==> flow/design.v <==
module ALU (A, B, ALU_Sel, ALU_Out, Carryout, Overflow);
parameter ADD  = 0;
parameter SUB  = 1;
parameter MUL_HIGH = 2;
parameter MUL_LOW = 3;
input [31:0] A;
input [31:0] B;
input [3:0] ALU_Sel;
output [31:0] ALU_Out;
output Carryout;
output Overflow;
reg[31:0] ALU_32Result;
reg[63:0] ALU_64Result;
always @(*)
begin
    ALU_32Result = 32'h00000000;
    ALU_64Result = 64'h0000000000000000;
    case(ALU_Sel)
        ADD:        ALU_32Result = A + B;
        SUB:        ALU_32Result = A - B;
        MUL_HIGH:	ALU_64Result = A * B;
        MUL_LOW:	ALU_64Result = A * B;
        default:
        begin
            ALU_32Result = 32'h00000000;
            ALU_64Result = 64'h0000000000000000;
        end
    endcase
end
assign ALU_Out = (ALU_Sel == MUL_LOW)? ALU_64Result[31:0]: (ALU_Sel == MUL_HIGH)? ALU_64Result[63:32]:ALU_32Result[31:0];
assign Carryout = 1'b0;
assign Overflow = 1'b0;
endmodule
module alu_top (
    input             clk,
    input      [31:0] A,
    input      [31:0] B,
    input      [3:0]  ALU_Sel,
    output reg [31:0] ALU_Out,
    output reg        Carryout,
    output reg        Overflow
);
reg [31:0] a_q, b_q;
reg [3:0]  sel_q;
wire [31:0] out_d;
wire        carry_d, ovf_d;
ALU u_alu (
    .A(a_q), .B(b_q), .ALU_Sel(sel_q),
    .ALU_Out(out_d), .Carryout(carry_d), .Overflow(ovf_d)
);
always @(posedge clk) begin
    a_q      <= A;
    b_q      <= B;
    sel_q    <= ALU_Sel;
    ALU_Out  <= out_d;
    Carryout <= carry_d;
    Overflow <= ovf_d;
end
endmodule
=== Step by step through the tools: alu_top ===
Tool output for the design above, in the order of the flow.
Line numbers count from 1 in the design file above.
Operators: Yosys type, input widths -> output width; for muxes data width and select width s.
Library cell names are shortened.
The mark -- stands for no value.

* Top: alu_top
* Clock: clk
* Cell library: sky130hd
* Timing corner: tt_025C_1v80

=== Word-level counts ===
Yosys after proc, flatten, opt, wreduce and memory -nomap, before mapping. Enables and synchronous resets that opt folds into registers are not counted as muxes. Memory bits, and registers merged into a memory's read port (data or address), are not among the register bits. Print and check cells are not counted. Equal cells are merged and count once.

* Flip-flop bits (word level): 100
* Latch bits: 0
* Bits in writable memories: 0
* ROM bits: 0
* Word width x clocked read ports: 0
* Memories: 0
* Input bits: 69
* Output and inout bits: 34
* Elaborated cells: 14

* $add $sub $neg: 2
* Multiply operators: 1
* Div/mod/pow operators: 0
* Magnitude comparators: 0
* Eq/ne operators: 3
* Shift operators: 0
* Mux-type cells: 3
* Bitwise gates (word level): 0
* Reductions and logical operators: 1

{| class="wikitable"
|+ Operators with widths
! cell !! count
|-
| $mul 32x32->64 || 1
|-
| $pmux 32 s2 || 1
|-
| $mux 32 || 2
|-
| $add 32x32->32 || 1
|-
| $sub 32x32->32 || 1
|-
| $eq 4x2->1 const B || 2
|-
| $eq 4x1->1 const B || 1
|-
| $logic_not 4->1 || 1
|}

=== Longest topological paths ===
Depth = most cells in a row (Yosys ltp): at word level without a register or memory, in the mapped netlist without a sequential cell, where the memories' decode and read muxes count.

* Depth in word-level cells: 4
* ABC_AREA: 0
* Gate-level depth with buffers: 30
* Depth with buffers taken out: 27

=== Mapped cells and area ===
The flow's flattened synthesis, as Yosys stat reports it; memories are mapped. The netlist is that of the ABC_AREA named above (0 if unset); the other value can give another one.
Totals and module areas in this step are rounded.

* Standard cells after synthesis: 4,257
* Mapped area: 38,000 um^2
* Area of sequential cells: 2,000 um^2
* Flip-flops: 100
* Buffer cells: 263

{| class="wikitable"
|+ Cell types
! cell !! count !! total area (um^2)
|-
| fa_1 || 897 || 1.8E+04
|-
| ha_1 || 296 || 3.7E+03
|-
| and2_1 || 580 || 3,628.48
|-
| inv_1 || 899 || 3.37E+03
|-
| dfxtp_1 || 100 || 2,001.92
|-
| nand2_1 || 524 || 1.97E+03
|-
| clkbuf_1 || 254 || 953.414
|-
| a21oi_1 || 115 || 575.552
|-
| xnor2_1 || 58 || 507.987
|-
| xor2_1 || 49 || 429.162
|-
| o21ai_0 || 69 || 345.331
|-
| a21o_1 || 45 || 337.824
|-
| nor2_1 || 58 || 217.709
|-
| a22oi_1 || 22 || 165.158
|-
| nand4_1 || 25 || 156.4
|-
| o21bai_1 || 18 || 135.13
|-
| and3_1 || 18 || 112.608
|-
| mux2i_1 || 11 || 110.106
|}

Other cell types: 56; their cells: 219.
By module: a second synthesis without flattening, with its own total; a netlist apart from the flattened one above.

* Cell total of the unflattened synthesis: 4,282
* Area total of the unflattened synthesis: 38,000 um^2

Each row is one instance without its submodules.

{| class="wikitable"
|+ By module
! module !! instances !! cells !! area (um^2) !! sequential area (um^2)
|-
| ALU || 1 || 4,180 || 36,000 || 0.0
|-
| alu_top || 1 || 102 || 2,000 || 2,000
|}

=== Path before layout ===
Source: OpenSTA report_checks on the synthesized netlist (no wires, ideal clock, input and output delay 20% of the period each), path of least setup slack; recovery checks are left aside. Register names are those of the netlist, which keeps one name where synthesis merged equal registers.

* Path type: reg-to-reg
* Start point: register b_q[8]
* End point: register ALU_Out[31]
* Clock period: 9.0 ns
* Library setup time: 0.134 ns
* Time at the first pin: 0.000 ns
* Arrival time: 7.304 ns
* Data required time: 8.866 ns
* Path slack: 1.562 ns
* Delay of the path: 7.438 ns
* Stages on the path: 28
* Buffers on the path: 3
* Synthesis period reached: 7.438 ns

"delay of the path" = arrival - input delay + setup time.
"stages on the path": output pins that drive a net of the path, with the launching flip-flop's if there is one; two outputs of one cell count as two.
"synthesis period reached" = period - worst setup slack (recovery checks aside). The figure is calculated, with input and output delays left at 20% of the set period.
The rows between start and end are the longest chain of elaborated cells between them; the timing report does not say that the signal goes this way. Where chains are equally long, one stands for them.
Each line given opens the expression or statement behind the cell; cells for indexed reads and writes are added by Yosys, which also makes memories of some case tables.

* Cell sequence: dfxtp_1 > clkbuf_1 > buf_1 > nand2_1 > fa_1 > inv_1 > fa_1 > inv_1 > fa_1 > inv_1 > fa_1 > fa_1 > inv_1 > fa_1 > fa_1 > fa_1 > inv_1 > ha_1 > clkbuf_1 > a21oi_1 > o21ai_0 > a221oi_1 > o21ai_0 > a21oi_1 > o31ai_1 > a31o_2 > nor4b_1 > or4_1
* Length of the longest elaborated chain: 4
* Elaborated cells between the ends (all ways): 6
* Classes of those cells: add/sub: 2; mul: 1; mux: 3

{| class="wikitable"
|+ RTL lines, path after synthesis
! element !! RTL line !! source
|-
| start, declared || 43 || <nowiki>reg [31:0] a_q, b_q;</nowiki>
|-
| start, assigned || 53 || <nowiki>b_q      <= B;</nowiki>
|-
| $sub 32x32->32 || 20 || <nowiki>SUB:        ALU_32Result = A - B;</nowiki>
|-
| $pmux 32 s2 || 18 || <nowiki>case(ALU_Sel)</nowiki>
|-
| $mux 32 x2 || 30 || <nowiki>assign ALU_Out = (ALU_Sel == MUL_LOW)? ALU_64Result[31:0]: (ALU_Sel == MUL_HIGH)? ALU_64Result[63:32]:ALU_32Re ...</nowiki>
|-
| end, assigned || 55 || <nowiki>ALU_Out  <= out_d;</nowiki>
|-
| end, declared || 39 || <nowiki>output reg [31:0] ALU_Out,</nowiki>
|}

=== Timing after layout ===
Path of least setup slack in the final report of run 2 (OpenROAD, finished layout, wires in). Where an end is a register, its clock arrival counts in the times.

* Path type: reg-to-reg
* Start point: register b_q[9]
* End point: register ALU_Out[31]
* Clock period: 8.71 ns
* Library setup time: 0.11 ns
* Time at the first pin: 0.47 ns
* Arrival time: 9.08 ns
* Data required time: 9.07 ns
* Path slack: -0.01 ns
* Stages on the path: 28
* Buffers on the path: 1

The rows between start and end are the longest chain of elaborated cells between them; the timing report does not say that the signal goes this way. Where chains are equally long, one stands for them.

* Cell sequence: dfxtp_1 > buf_4 > nand2_1 > fa_1 > inv_1 > fa_1 > fa_1 > inv_1 > fa_1 > inv_1 > fa_1 > inv_1 > fa_1 > inv_1 > fa_1 > inv_1 > fa_1 > inv_1 > ha_1 > nand2_1 > o21ai_0 > a21oi_1 > nor2_1 > a41oi_1 > o31ai_1 > a31o_2 > nor3_1 > or4_1
* Length of the longest elaborated chain: 4
* Elaborated cells between the ends (all ways): 6
* Classes of those cells: add/sub: 2; mul: 1; mux: 3

{| class="wikitable"
|+ RTL lines, path after layout
! element !! RTL line !! source
|-
| start, declared || 43 || <nowiki>reg [31:0] a_q, b_q;</nowiki>
|-
| start, assigned || 53 || <nowiki>b_q      <= B;</nowiki>
|-
| $sub 32x32->32 || 20 || <nowiki>SUB:        ALU_32Result = A - B;</nowiki>
|-
| $pmux 32 s2 || 18 || <nowiki>case(ALU_Sel)</nowiki>
|-
| $mux 32 x2 || 30 || <nowiki>assign ALU_Out = (ALU_Sel == MUL_LOW)? ALU_64Result[31:0]: (ALU_Sel == MUL_HIGH)? ALU_64Result[63:32]:ALU_32Re ...</nowiki>
|-
| end, assigned || 55 || <nowiki>ALU_Out  <= out_d;</nowiki>
|-
| end, declared || 39 || <nowiki>output reg [31:0] ALU_Out,</nowiki>
|}

Subject: alu_top on sky130hd, stored results

Hello all,

Stored flow runs of alu_top (4 of them; Yosys, OpenROAD, sky130hd). They differ in their settings and are not a sequence. Constraints: input delay and output delay 20% of the set period each, output load 0.01 pF.
"achieved clock period": clock period set for the run, less the worst setup slack. It is reckoned from that one timing run; input and output delays stay at 20% of the period that was set.
"time on the worst setup path" = time allowed to the worst setup path (clock period - input delay - output delay, where it has them) - its slack; a late launch clock adds to it, a late capture clock takes from it.
Measured values are rounded.

=== Run 1 ===
{| class="wikitable"
! Setting !! Value
|-
| ABC_AREA || 1
|-
| CAP_MARGIN || 25
|-
| CELL_PAD_IN_SITES_DETAIL_PLACEMENT || 2
|-
| CORE_ASPECT_RATIO || 1.6
|-
| CORE_MARGIN || 4
|-
| CORE_UTILIZATION || 57
|-
| CTS_CLUSTER_SIZE || 27
|-
| GPL_ROUTABILITY_DRIVEN || 0
|-
| GPL_TIMING_DRIVEN || 1
|-
| MAX_ROUTING_LAYER || met5
|-
| MIN_ROUTING_LAYER || met2
|-
| PLACE_DENSITY_LB_ADDON || 0.22
|-
| SETUP_SLACK_MARGIN || -0.13
|-
| period_ns || 9.0
|-
| SLEW_MARGIN || 20
|}
No results, placement failed with DPL-0033.

=== Run 2 ===
{| class="wikitable"
! Setting !! Value
|-
| CAP_MARGIN || 40
|-
| CORE_ASPECT_RATIO || 0.72
|-
| CORE_UTILIZATION || 36
|-
| CTS_CLUSTER_DIAMETER || 90
|-
| GPL_ROUTABILITY_DRIVEN || 0
|-
| GPL_TIMING_DRIVEN || 1
|-
| HOLD_SLACK_MARGIN || 0.0
|-
| MIN_ROUTING_LAYER || met2
|-
| PLACE_DENSITY || 0.38
|-
| SETUP_SLACK_MARGIN || -0.16
|-
| TNS_END_PERCENT || 55
|-
| period_ns || 8.71
|-
| CORE_MARGIN || 2
|-
| SLEW_MARGIN || 20
|-
! Result !! Value
|-
| Sum of negative setup slack || -0.010 ns
|-
| Post-route worst hold slack || 0.93 ns
|-
| Achieved clock period || 8.720 ns
|-
| Smallest setup slack || -0.010 ns
|-
| Post-route utilization || 0.4
|-
| Overall die area || 110,000 um^2
|-
| Time on the worst setup path || 8.72 ns
|-
| Critical path kind || reg-to-reg
|-
| Netlist area reported by Yosys || 38,000 um^2
|-
| Standard-cell area after routing || 42,000 um^2
|}

=== Run 3 ===
{| class="wikitable"
! Setting !! Value
|-
| ABC_AREA || 1
|-
| CAP_MARGIN || 15
|-
| CELL_PAD_IN_SITES_DETAIL_PLACEMENT || 2
|-
| CORE_ASPECT_RATIO || 1.03
|-
| CORE_UTILIZATION || 33
|-
| GPL_ROUTABILITY_DRIVEN || 1
|-
| GPL_TIMING_DRIVEN || 0
|-
| MAX_ROUTING_LAYER || met5
|-
| MIN_ROUTING_LAYER || met1
|-
| PLACE_DENSITY || 0.55
|-
| SETUP_SLACK_MARGIN || 1.31
|-
| SLEW_MARGIN || 0
|-
| TNS_END_PERCENT || 50
|-
| period_ns || 6.22
|-
| CORE_MARGIN || 2
|}
No results, routing failed with GRT-0232.

=== Run 4 ===
{| class="wikitable"
! Setting !! Value
|-
| GPL_ROUTABILITY_DRIVEN || 0
|-
| MAX_ROUTING_LAYER || met4
|-
| period_ns || 9.0
|-
| CAP_MARGIN || 20
|-
| CORE_MARGIN || 2
|-
| CORE_UTILIZATION || 40
|-
| SLEW_MARGIN || 20
|-
! Result !! Value
|-
| Achieved clock period || 8.591 ns
|-
| Netlist area reported by Yosys || 38,000 um^2
|-
| Post-route utilization || 0.43
|-
| Sum of negative setup slack || 0.000 ns
|-
| Post-route worst hold slack || 0.86 ns
|-
| Time on the worst setup path || 8.59 ns
|-
| Critical path kind || reg-to-reg
|-
| Standard-cell area after routing || 41,000 um^2
|-
| Smallest setup slack || 0.41 ns
|-
| Overall die area || 98,000 um^2
|}

Thanks
